==> flow/design.v <==
`timescale 1ns / 1ps
module dp_ram(
    input                         i_clk,
    input                         i_a_wr,
    input  [P_LOG2_RAM_DEPTH-1:0] i_a_addr,
    input          [P_DATA_W-1:0] i_a_data,
    output reg     [P_DATA_W-1:0] o_a_data,
    input                         i_b_wr,
    input  [P_LOG2_RAM_DEPTH-1:0] i_b_addr,
    input          [P_DATA_W-1:0] i_b_data,
    output reg     [P_DATA_W-1:0] o_b_data
    );
   function integer log2;
      input [31:0] value;
      begin
	 value = value-1;
	 for (log2=0; value>0; log2=log2+1)
	   value = value>>1;
      end
   endfunction
   parameter P_DATA_W    = 640;
   parameter P_LOG2_RAM_DEPTH = 9;
   reg [P_DATA_W-1:0] mem [0:2**P_LOG2_RAM_DEPTH-1];
   always @(posedge i_clk) 
   begin
      o_a_data         <= mem[i_a_addr];
      if(i_a_wr) begin
         o_a_data      <= i_a_data;
         mem[i_a_addr] <= i_a_data;
      end
   end
   always @(posedge i_clk) 
   begin
      o_b_data         <= mem[i_b_addr];
      if(i_b_wr) begin
         o_b_data      <= i_b_data;
         mem[i_b_addr] <= i_b_data;
      end
   end
endmodule
`timescale 1ns / 1ps
module fifo(
    input                 i_clk,
    input                 i_reset,
    input  [P_DATA_W-1:0] i_data,
    input                 i_read,
    input                 i_write,
    output [P_DATA_W-1:0] o_data,
    output                o_empty,
    output                o_full
    );
   parameter  P_DATA_W = 11;
   parameter  P_ADDR_W = 8;
   localparam P_DEPTH  = (1 << P_ADDR_W);
   reg  [P_ADDR_W-1:0] wr_addr;
   reg  [P_ADDR_W-1:0] rd_addr;
   reg  [P_DATA_W-1:0] output_data;
   wire [P_DATA_W-1:0] ram_data;
   reg  [P_ADDR_W-1:0] counter;
   assign o_full  = (counter == (P_DEPTH-1));
   assign o_empty = (counter == 0);
   assign o_data  = ram_data; 
   always @(posedge i_clk)
   begin
      if (i_reset) begin
         wr_addr <= 0;
      end else if (i_write) begin
         wr_addr <= wr_addr+1;
      end
   end
   always @(posedge i_clk)
   begin
      if (i_reset) begin
         rd_addr <= 0;
      end else if (i_read) begin
         rd_addr <= rd_addr+1;
      end
   end
   always @(posedge i_clk)
   begin
      if (i_reset) begin
         counter <= 0;
      end else if (i_read && !i_write) begin
         counter <= counter-1;
      end else if (i_write && !i_read) begin
         counter <= counter+1;
      end
   end
   dp_ram #(
      .P_DATA_W(P_DATA_W),
      .P_LOG2_RAM_DEPTH(P_ADDR_W)
      ) buffer (
         .i_clk(i_clk),
         .i_a_wr(i_write),
         .i_a_addr(wr_addr),
         .i_a_data(i_data),
         .o_a_data(),
         .i_b_wr(1'b0),
         .i_b_addr(rd_addr),
         .i_b_data(0),
         .o_b_data(ram_data)
    );
endmodule
`timescale 1ns / 1ps
module bresenham(
      input                        i_clk,
      input                        i_reset,
      input      [P_X_COORD_W-1:0] i_x0,
      input      [P_X_COORD_W-1:0] i_x1,
      input      [P_Y_COORD_W-1:0] i_y0,
      input      [P_Y_COORD_W-1:0] i_y1,
      input                        i_load_vals,
      output reg [P_X_COORD_W-1:0] o_x_val,
      output reg [P_Y_COORD_W-1:0] o_y_val,
      output                       o_vals_rdy,
      output                       o_waiting
    );
   parameter  P_X_COORD_W                 = 11;
   parameter  P_Y_COORD_W                 = 11;
   localparam P_ERROR_W                   = (P_X_COORD_W>P_Y_COORD_W) ? P_X_COORD_W : P_Y_COORD_W;
   localparam STATE__WAITING              = 0;
   localparam STATE__SETUP_IS_STEEP       = 1;
   localparam STATE__SETUP_REV_COORDS     = 2;
   localparam STATE__SETUP_ERROR_AND_STEP = 3;
   localparam STATE__DRAWING              = 4;
   reg                    [2:0] curr_state, next_state;
   reg signed [P_X_COORD_W-1:0] x, x0, x1;
   reg signed [P_Y_COORD_W-1:0] y, y0, y1;
   reg signed [P_X_COORD_W-1:0] delta_x;
   reg signed [P_X_COORD_W-1:0] delta_y;
   reg signed   [P_ERROR_W-1:0] error;
   reg signed             [1:0] ystep;
   reg                          steep;
   reg                          vals_rdy;
   reg                          waiting;
   assign o_vals_rdy   = vals_rdy;
   assign o_waiting    = (curr_state == STATE__WAITING) ? 1'b1 : 1'b0;
   always @(posedge i_clk)
   begin
      if (i_reset) begin
         x              <= 'b0;
         x0             <= 'b0;
         x1             <= 'b0;
         y              <= 'b0;
         y0             <= 'b0;
         y1             <= 'b0;
         error          <= 'b0;
         curr_state     <= STATE__WAITING;
      end else begin
         vals_rdy       <= 0;
         x0             <= x0;
         x1             <= x1;
         y0             <= y0;
         y1             <= y1;
         error          <= error;
         curr_state     <= next_state;
         case (curr_state)
            STATE__WAITING : begin
               if (i_load_vals) begin
                  x0    <= i_x0;
                  x1    <= i_x1;
                  y0    <= i_y0;
                  y1    <= i_y1;
                  error <= 'b0;
               end
            end
            STATE__SETUP_IS_STEEP : begin
               if (y1 > y0) begin
                  if (x1 > x0) begin 
                     steep <= (y1-y0) > (x1-x0);
                  end else begin
                     steep <= (y1-y0) > (x0-x1);
                  end
               end else begin
                  if (x1 > x0) begin 
                     steep <= (y0-y1) > (x1-x0);
                  end else begin
                     steep <= (y0-y1) > (x0-x1);
                  end
               end
            end
            STATE__SETUP_REV_COORDS : begin
               if (steep) begin
                  if (y0 > y1) begin
                     x0      <= y1;
                     x1      <= y0;
                     y0      <= x1;
                     y1      <= x0;
                     delta_x <= y0-y1;
                     delta_y <= (x1>x0 ? x1-x0 : x0-x1);
                  end else begin
                     x0      <= y0;
                     x1      <= y1;
                     y0      <= x0;
                     y1      <= x1;
                     delta_x <= y1-y0;
                     delta_y <= (x1>x0 ? x1-x0 : x0-x1);
                  end
               end else begin
                  if (x0 > x1) begin
                     x0      <= x1;
                     x1      <= x0;
                     y0      <= y1;
                     y1      <= y0;
                     delta_x <= x0-x1;
                     delta_y <= (y1>y0 ? y1-y0 : y0-y1);
                  end else begin
                     delta_x <= x1-x0;
                     delta_y <= (y1>y0 ? y1-y0 : y0-y1);
                  end
               end
            end
            STATE__SETUP_ERROR_AND_STEP : begin
               error <= delta_x >>> 1;
               ystep <= (y0<y1 ? 1 : -1);
               x     <= x0;
               y     <= y0;
            end
            STATE__DRAWING : begin
               if (steep) begin
                  o_x_val <= y;
                  o_y_val <= x;
               end else begin
                  o_x_val <= x;
                  o_y_val <= y;
               end
               x <= x+1;
               if (error-delta_y < 0) begin
                  error <= error-delta_y + delta_x;
                  y     <= y+ystep;
               end else begin
                  error <= error-delta_y;
               end
               vals_rdy <= 1;
            end
         endcase
      end
   end
   always @(curr_state, i_load_vals, x, x1)
   begin
      next_state = curr_state;
      case(curr_state)
         STATE__WAITING : begin
            if (i_load_vals) begin
               next_state = STATE__SETUP_IS_STEEP;
            end 
         end
         STATE__SETUP_IS_STEEP : begin
            next_state = STATE__SETUP_REV_COORDS;
         end
         STATE__SETUP_REV_COORDS : begin
            next_state = STATE__SETUP_ERROR_AND_STEP;
         end
         STATE__SETUP_ERROR_AND_STEP : begin
            next_state = STATE__DRAWING;
         end
         STATE__DRAWING : begin
            if (x == x1) begin
               next_state = STATE__WAITING;
            end 
         end         
      endcase
   end
endmodule
`timescale 1ns / 1ps
module draw_lines(
      input                                      i_clk,
      input                                      i_reset,
      input                    [P_X_COORD_W-1:0] i_x0,
      input                    [P_X_COORD_W-1:0] i_x1,
      input                    [P_Y_COORD_W-1:0] i_y0,
      input                    [P_Y_COORD_W-1:0] i_y1,
      input                                      i_start,
      input                                      i_load_fifo,
      output                                     o_waiting,
      output                                     o_fifo_full,
      output                                     o_wr,
      output                [P_LOG2_RAM_DEPTH-1:0] o_addr
    );
    parameter P_X_COORD_W = 11;
    parameter P_Y_COORD_W = 11;
    parameter P_SCREEN_W = 640;
    parameter P_SCREEN_H = 480;
    parameter P_DATA_W = 1;
    parameter P_LOG2_RAM_DEPTH = 19;
    parameter P_FIFO_ADDR_W = 4;
    localparam STATE__WAITING = 0;
    localparam STATE__CLEAR   = 1;
    localparam STATE__LOAD    = 2;
    localparam STATE__DRAW    = 3;
    reg [1:0] curr_state;
    reg [1:0] next_state;
    wire [P_LOG2_RAM_DEPTH-1:0] bres_addr;
    reg  [P_LOG2_RAM_DEPTH-1:0] buffer_addr;
    wire bres_wr;
    reg  buffer_wr;
    wire [P_DATA_W-1:0] bres_data;
    reg  [P_DATA_W-1:0] buffer_data;
    wire                   bres_waiting;
    wire                   load_vals;
    wire [P_X_COORD_W-1:0] fifo_x0;
    wire [P_X_COORD_W-1:0] fifo_x1;
    wire [P_Y_COORD_W-1:0] fifo_y0;
    wire [P_Y_COORD_W-1:0] fifo_y1;
    wire     [P_X_COORD_W-1:0] x_val;
    wire     [P_Y_COORD_W-1:0] y_val;
    wire fifo_empty;
    wire fifo_full;
    assign o_fifo_full = fifo_full;
    assign o_waiting  = (curr_state == STATE__WAITING) ? 1'b1 : 1'b0;
    fifo #(.P_DATA_W(P_X_COORD_W), .P_ADDR_W(P_FIFO_ADDR_W)) x0_in_buffer (
		.i_clk(i_clk), 
		.i_reset(i_reset), 
		.i_data(i_x0), 
		.i_read(load_vals), 
		.i_write(i_load_fifo), 
		.o_data(fifo_x0), 
		.o_empty(fifo_empty), 
		.o_full(fifo_full)
	 );
    fifo #(.P_DATA_W(P_X_COORD_W), .P_ADDR_W(P_FIFO_ADDR_W)) x1_in_buffer (
		.i_clk(i_clk), 
		.i_reset(i_reset), 
		.i_data(i_x1), 
		.i_read(load_vals), 
		.i_write(i_load_fifo), 
		.o_data(fifo_x1), 
		.o_empty(), 
		.o_full()
	 );
    fifo #(.P_DATA_W(P_Y_COORD_W), .P_ADDR_W(P_FIFO_ADDR_W)) y0_in_buffer (
		.i_clk(i_clk), 
		.i_reset(i_reset), 
		.i_data(i_y0), 
		.i_read(load_vals), 
		.i_write(i_load_fifo), 
		.o_data(fifo_y0), 
		.o_empty(), 
		.o_full()
	 );
    fifo #(.P_DATA_W(P_Y_COORD_W), .P_ADDR_W(P_FIFO_ADDR_W)) y1_in_buffer (
		.i_clk(i_clk), 
		.i_reset(i_reset), 
		.i_data(i_y1), 
		.i_read(load_vals), 
		.i_write(i_load_fifo), 
		.o_data(fifo_y1), 
		.o_empty(), 
		.o_full()
	 );
    always @(posedge i_clk) 
    begin
      if (i_reset) begin
         curr_state <= STATE__WAITING;
      end else begin
         curr_state <= next_state;
      end
    end
   always @(curr_state, i_start, bres_waiting, fifo_empty)
   begin
      next_state = curr_state;
      case(curr_state)
         STATE__WAITING : begin
            if (i_start == 1'b1) begin
               next_state = STATE__LOAD;
            end
         end
         STATE__LOAD : begin
            next_state = STATE__DRAW;
         end
         STATE__DRAW : begin
            if (bres_waiting && fifo_empty) begin
               next_state = STATE__WAITING;
            end else if (~fifo_empty && bres_waiting) begin
               next_state = STATE__LOAD;
            end
         end
      endcase
   end
	bresenham bres (
		.i_clk(i_clk), 
		.i_reset(i_reset), 
		.i_x0(fifo_x0), 
		.i_x1(fifo_x1), 
		.i_y0(fifo_y0), 
		.i_y1(fifo_y1), 
		.i_load_vals(load_vals), 
      .o_x_val(x_val),
      .o_y_val(y_val),
		.o_vals_rdy(bres_wr),
      .o_waiting(bres_waiting)
	);
   assign load_vals = (curr_state == STATE__LOAD) ? 1'b1 : 1'b0;
   assign o_wr   = buffer_wr;
   assign o_addr = buffer_addr;
   assign bres_addr  = P_SCREEN_W*y_val+x_val;
   assign bres_data  = 1;
   always @(bres_addr, 
            bres_wr, 
            bres_data, 
            curr_state)
   begin
      case (curr_state)
         STATE__DRAW : begin
            buffer_wr   = bres_wr;
            buffer_addr = bres_addr;
            buffer_data = bres_data;
         end
         default : begin
            buffer_wr   = 1'b0;
            buffer_addr = 0;
            buffer_data = 0;
         end
      endcase
   end
endmodule
Step by step through the tools: draw_lines
Tool output for the design above before and after an edit, in the order of the flow.
Lines under "before" count in the file above, lines under "after" in the edited file.
"difference" is "after" less "before", of the values as shown.
Library cell names are shortened.
The mark n/a stands for no value.
- top module: draw_lines
- clock: i_clk
- library: sky130hd
- library corner: tt_025C_1v80

Diff
The edit as a unified diff against the file above.
This change comes from a script, not from a designer. No optimisation was intended, and the edited design may behave differently.
begin of diff
@@ -283,5 +283,5 @@
     parameter P_SCREEN_H = 480;
     parameter P_DATA_W = 1;
-    parameter P_LOG2_RAM_DEPTH = 19;
+    parameter P_LOG2_RAM_DEPTH = 23;
     parameter P_FIFO_ADDR_W = 4;
     localparam STATE__WAITING = 0;
end of diff

Elaborated design
Yosys after proc, flatten, opt, wreduce and memory -nomap, before mapping. Memory bits, and registers merged into a memory's read port (data or address), are not among the register bits. Print and check cells are not counted.
Yosys's memory passes give these memory sizes; they may raise the number of words (mostly to a power of two), join words into wider ones and drop unused or constant bits.
- operators by class (element ; before ; after ; difference):
    reductions and logical operators ; 24 ; 24 ; 0
    order comparisons ; 10 ; 10 ; 0
    equality and inequality tests ; 14 ; 14 ; 0
    $mul ; 1 ; 1 ; 0
    bitwise operators ; 2 ; 2 ; 0
    $add $sub $neg ; 20 ; 20 ; 0
    multiplexer cells ; 62 ; 62 ; 0
- operators by type and width (operator ; before ; after ; difference):
    adder 19 x 11 -> 19 bit ; 1 ; 0 ; -1
    multiplier 3 x 11 -> 12 bit with constant A ; 1 ; 0 ; -1
    2-to-1 mux 19 bit ; 1 ; 0 ; -1
    adder 21 x 11 -> 22 bit ; 0 ; 1 ; +1
    multiplier 3 x 11 -> 14 bit with constant A ; 0 ; 1 ; +1
    2-to-1 mux 22 bit ; 0 ; 1 ; +1
Operator kinds equal on both sides are left out: 40.
- storage and ports (element ; before ; after ; difference):
    flip-flop bits (word level) ; 166 ; 166 ; 0
    clocked read ports x word width ; 44 ; 44 ; 0
    bits in writable memories ; 704 ; 704 ; 0
    cells after elaboration ; 162 ; 162 ; 0
    input port bits ; 48 ; 48 ; 0
    output and inout bits ; 22 ; 26 ; +4
    memories kept ; 4 ; 4 ; 0
- memory list (element ; before ; after):
    words x width with read and write ports ; x0_in_buffer.buffer.mem 16 x 11 bit 1R1W; x1_in_buffer.buffer.mem 16 x 11 bit 1R1W; y0_in_buffer.buffer.mem 16 x 11 bit 1R1W; y1_in_buffer.buffer.mem 16 x 11 bit 1R1W ; x0_in_buffer.buffer.mem 16 x 11 bit 1R1W; x1_in_buffer.buffer.mem 16 x 11 bit 1R1W; y0_in_buffer.buffer.mem 16 x 11 bit 1R1W; y1_in_buffer.buffer.mem 16 x 11 bit 1R1W

Longest topological paths
Longest topological path by Yosys (ltp), each cell counted once; first at word level (registers and memories cut), then after technology mapping (sequential cells cut; the memories' decode and read muxes count).
- depth (element ; before ; after ; difference):
    depth in word-level cells ; 6 ; 6 ; 0
    ABC_AREA ; 0 ; 0 ; n/a
    gate-level depth with buffers ; 20 ; 20 ; 0
    mapped depth without buffers ; 20 ; 20 ; 0

Mapped cells and area
The flow's flattened synthesis, as Yosys stat reports it; memories are mapped. The netlist is that of the ABC_AREA named above (0 if unset); the other value can give another one.
- cell types (cell type ; before ; after ; difference):
    o21ai_0 ; 49 ; 135 ; +86
    inv_1 ; 130 ; 174 ; +44
    o221ai_1 ; 46 ; 4 ; -42
    nand2_1 ; 121 ; 80 ; -41
    a22oi_2 ; 40 ; 0 ; -40
    o22ai_2 ; 37 ; 0 ; -37
    a21oi_1 ; 98 ; 127 ; +29
    o221a_2 ; 0 ; 23 ; +23
    o221a_1 ; 1 ; 22 ; +21
    nor2_1 ; 126 ; 144 ; +18
    clkbuf_1 ; 71 ; 84 ; +13
    nor3_1 ; 31 ; 44 ; +13
    mux2i_1 ; 89 ; 101 ; +12
    o22ai_1 ; 20 ; 11 ; -9
    xnor2_1 ; 72 ; 64 ; -8
    buf_12 ; 8 ; 0 ; -8
    or3_1 ; 7 ; 13 ; +6
    nor4_1 ; 2 ; 8 ; +6
Cell types equal on both sides are left out: 9.
The list need not be complete.
- synthesis totals (element ; before ; after ; difference):
    buffers ; 141 ; 145 ; +4
    mapped flip-flops ; 916 ; 916 ; 0
    sequential part of the area (um^2) ; 25854.8 ; 25854.8 ; 0.0
    mapped cells ; 2724 ; 2827 ; +103
    mapped area (um^2) ; 42201.7 ; 42149.2 ; -52.5
The figures by module come from a second, unflattened synthesis with its own total; it is not the netlist above.
- second synthesis, totals (element ; before ; after ; difference):
    cells (unflattened synthesis) ; 5760 ; 5675 ; -85
    area (unflattened synthesis) (um^2) ; 59383.2 ; 58999.1 ; -384.1
Rows give one instance, submodules left out.
- modules, before (module ; instances ; area (um^2) ; cells):
    dp_ram ; 4 ; 10985.5 ; 972
    bresenham ; 1 ; 12040.3 ; 1489
    fifo ; 4 ; 594.3 ; 64
    draw_lines ; 1 ; 1023.5 ; 127
- modules, after (module ; instances ; area (um^2) ; cells):
    dp_ram ; 4 ; 10985.5 ; 972
    bresenham ; 1 ; 11494.8 ; 1379
    fifo ; 4 ; 594.3 ; 64
    draw_lines ; 1 ; 1184.9 ; 152

Worst setup path after synthesis
OpenSTA on the mapped netlist: ideal clock, no wires. The path of least setup slack (recovery checks aside). Input and output delay are each 20% of the period. Register names are those of the netlist, which keeps one name where synthesis merged equal registers.
- timing path post-synthesis (element ; before ; after ; difference):
    path type ; register -> register ; register -> output ; n/a
    start point ; reg bres.y1[0] ; reg bres.o_y_val[1] ; n/a
    end point ; reg bres.steep ; out o_addr[20] ; n/a
    path slack (ns) ; 1.223 ; 0.966 ; -0.257
    library setup time (ns) ; 0.270 ; n/a ; n/a
    buffers on the path ; 0 ; 0 ; 0
    path delay (ns) ; 3.777 ; 3.034 ; -0.743
    data required time (ns) ; 4.730 ; 4.000 ; -0.730
    arrival (ns) ; 3.507 ; 3.034 ; -0.473
    driving pins on the path ; 20 ; 11 ; -9
    external output delay (ns) ; n/a ; 1.000 ; n/a
    period (ns) ; 5.0 ; 5.0 ; 0.0
    synthesis period reached (ns) ; 3.777 ; 4.034 ; +0.257
"path delay" is the arrival time less input delay plus setup time.
A path that ends at an output port has no setup time.
"driving pins on the path" counts driving pins, that of a launching flip-flop among them; a cell with two outputs on the path counts twice.
"synthesis period reached" is the clock period less the worst setup slack; recovery checks do not enter. This is arithmetic on one report: input and output delays are still those of the set period (20% each).
Between the ends stands the longest chain of elaborated cells between them, by number of cells; it is not shown to be the way that was timed. Of several equally long chains one is given.
A line is the first line of the expression or statement that the cell stems from. Yosys adds cells for indexed reads and writes and turns some case tables into memories.
A register here has more assigning lines than the two given.
On the way, post-synthesis, before:
- cells stage by stage: dfxtp_1 -> inv_1 -> ha_1 -> inv_1 -> fa_1 -> a21o_1 -> a21oi_1 -> o21bai_1 -> a21oi_1 -> nor2_1 -> a211o_1 -> xnor2_1 -> ha_1 -> nand4_1 -> nor3_1 -> a21oi_1 -> maj3_1 -> a21oi_1 -> o221a_1 -> a211oi_2
- noted cells in the longest elaborated chain: 4
- RTL lines, path post-synthesis, before (element ; line ; text):
    start, declared ; 128 ; reg signed [P_Y_COORD_W-1:0] y, y0, y1;
    start, assigned ; 154 ; y1             <= y1;
    start, assigned ; 163 ; y1    <= i_y1;
    subtractor 11 bit ; 178 ; steep <= (y0-y1) > (x0-x1);
    greater-than comparator 11 bit ; 178 ;
    2-to-1 mux 1 bit ; 175 ; if (x1 > x0) begin
    2-to-1 mux 1 bit ; 168 ; if (y1 > y0) begin
    end, assigned ; 170 ; steep <= (y1-y0) > (x1-x0);
    end, assigned ; 172 ; steep <= (y1-y0) > (x0-x1);
    end, declared ; 133 ; reg                          steep;
On the way, post-synthesis, after:
- cells stage by stage: edfxtp_1 -> ha_1 -> ha_1 -> fa_1 -> a21o_1 -> a21oi_1 -> xnor2_1 -> and3_1 -> nand4b_1 -> or3_1 -> o41ai_1
- noted cells in the longest elaborated chain: 3
- RTL lines, path post-synthesis, after (element ; line ; text):
    start, declared ; 114 ; output reg [P_Y_COORD_W-1:0] o_y_val,
    start, assigned ; 222 ; o_y_val <= x;
    start, assigned ; 225 ; o_y_val <= y;
    multiplier 3 x 11 -> 14 bit ; 396 ; assign bres_addr  = P_SCREEN_W*y_val+x_val;
    adder 21 x 11 -> 22 bit ; 396 ;
    2-to-1 mux 22 bit ; 403 ; case (curr_state)
    end, declared ; 278 ; output                [P_LOG2_RAM_DEPTH-1:0] o_addr

Worst path after layout
Path of least setup slack in the final report of the runs of set A (OpenROAD, finished layout, wires in). Where an end is a register, its clock arrival counts in the times.
- timing path post-layout (element ; before ; after ; difference):
    path type ; register -> output ; register -> output ; n/a
    start point ; reg bres.o_y_val[1] ; reg bres.o_y_val[3] ; n/a
    end point ; out o_addr[15] ; out o_addr[20] ; n/a
    driving pins on the path ; 14 ; 14 ; 0
    arrival (ns) ; 3.65 ; 3.87 ; +0.22
    data required time (ns) ; 4.00 ; 4.00 ; 0.00
    path slack (ns) ; 0.35 ; 0.13 ; -0.22
    buffers on the path ; 1 ; 3 ; +2
    external output delay (ns) ; 1.00 ; 1.00 ; 0.00
    period (ns) ; 5.0 ; 5.0 ; 0.0
Between the ends stands the longest chain of elaborated cells between them, by number of cells; it is not shown to be the way that was timed. Of several equally long chains one is given.
On the way, post-layout, before:
- cells stage by stage: edfxtp_1 -> ha_1 -> ha_1 -> inv_1 -> fa_1 -> inv_1 -> a21oi_1 -> o21bai_1 -> xor2_1 -> and2_4 -> nand2_1 -> xnor2_1 -> and2_1 -> clkdlybuf4s50_1
- noted cells in the longest elaborated chain: 3
- RTL lines, path post-layout, before (element ; line ; text):
    start, declared ; 114 ; output reg [P_Y_COORD_W-1:0] o_y_val,
    start, assigned ; 222 ; o_y_val <= x;
    start, assigned ; 225 ; o_y_val <= y;
    multiplier 3 x 11 -> 12 bit ; 396 ; assign bres_addr  = P_SCREEN_W*y_val+x_val;
    adder 19 x 11 -> 19 bit ; 396 ;
    2-to-1 mux 19 bit ; 403 ; case (curr_state)
    end, declared ; 278 ; output                [P_LOG2_RAM_DEPTH-1:0] o_addr
On the way, post-layout, after:
- cells stage by stage: edfxtp_1 -> ha_4 -> ha_4 -> fa_2 -> a21o_1 -> a21oi_4 -> xnor2_2 -> and3_4 -> nand4b_1 -> buf_4 -> buf_4 -> or3_1 -> o41ai_2 -> buf_2
- noted cells in the longest elaborated chain: 3
- RTL lines, path post-layout, after (element ; line ; text):
    start, declared ; 114 ; output reg [P_Y_COORD_W-1:0] o_y_val,
    start, assigned ; 222 ; o_y_val <= x;
    start, assigned ; 225 ; o_y_val <= y;
    multiplier 3 x 11 -> 14 bit ; 396 ; assign bres_addr  = P_SCREEN_W*y_val+x_val;
    adder 21 x 11 -> 22 bit ; 396 ;
    2-to-1 mux 22 bit ; 403 ; case (curr_state)
    end, declared ; 278 ; output                [P_LOG2_RAM_DEPTH-1:0] o_addr

Measured runs
Runs of the flow (Yosys, OpenROAD) on both versions; the two runs of a pair have the same settings. The constraints put input and output delay at 20% of the set period each and load the outputs with 0.01 pF.
Settings, set A:
- noted period_ns: 5.0
- CAP_MARGIN: 20
- CORE_MARGIN: 2
- CORE_UTILIZATION at 40
- noted SLEW_MARGIN: 20
- measured results, set A (element ; before ; after ; difference):
    power consumption (W) ; 0.020363 ; 0.020433 ; +0.000070
    final utilization ; 0.451 ; 0.456 ; +0.005
    lowest hold slack (ns) ; 0.482 ; 0.527 ; +0.045
    total negative slack (ns) ; 0.000 ; 0.000 ; 0.000
    standard-cell area after layout (um^2) ; 47360.4 ; 47887.2 ; +526.8
    chip area after synthesis (Yosys) (um^2) ; 42201.7 ; 42149.2 ; -52.5
    die size (um^2) ; 108119.0 ; 107985.0 ; -134.0
    worst setup slack after layout (ns) ; 0.346 ; 0.129 ; -0.217
    clock period achieved (ns) ; 4.654 ; 4.871 ; +0.217
"clock period achieved" means the clock period less the worst setup slack. The figure is calculated, with input and output delays left at 20% of the set period.
"power consumption": no workload was simulated; the value follows from the tool's default switching activity.
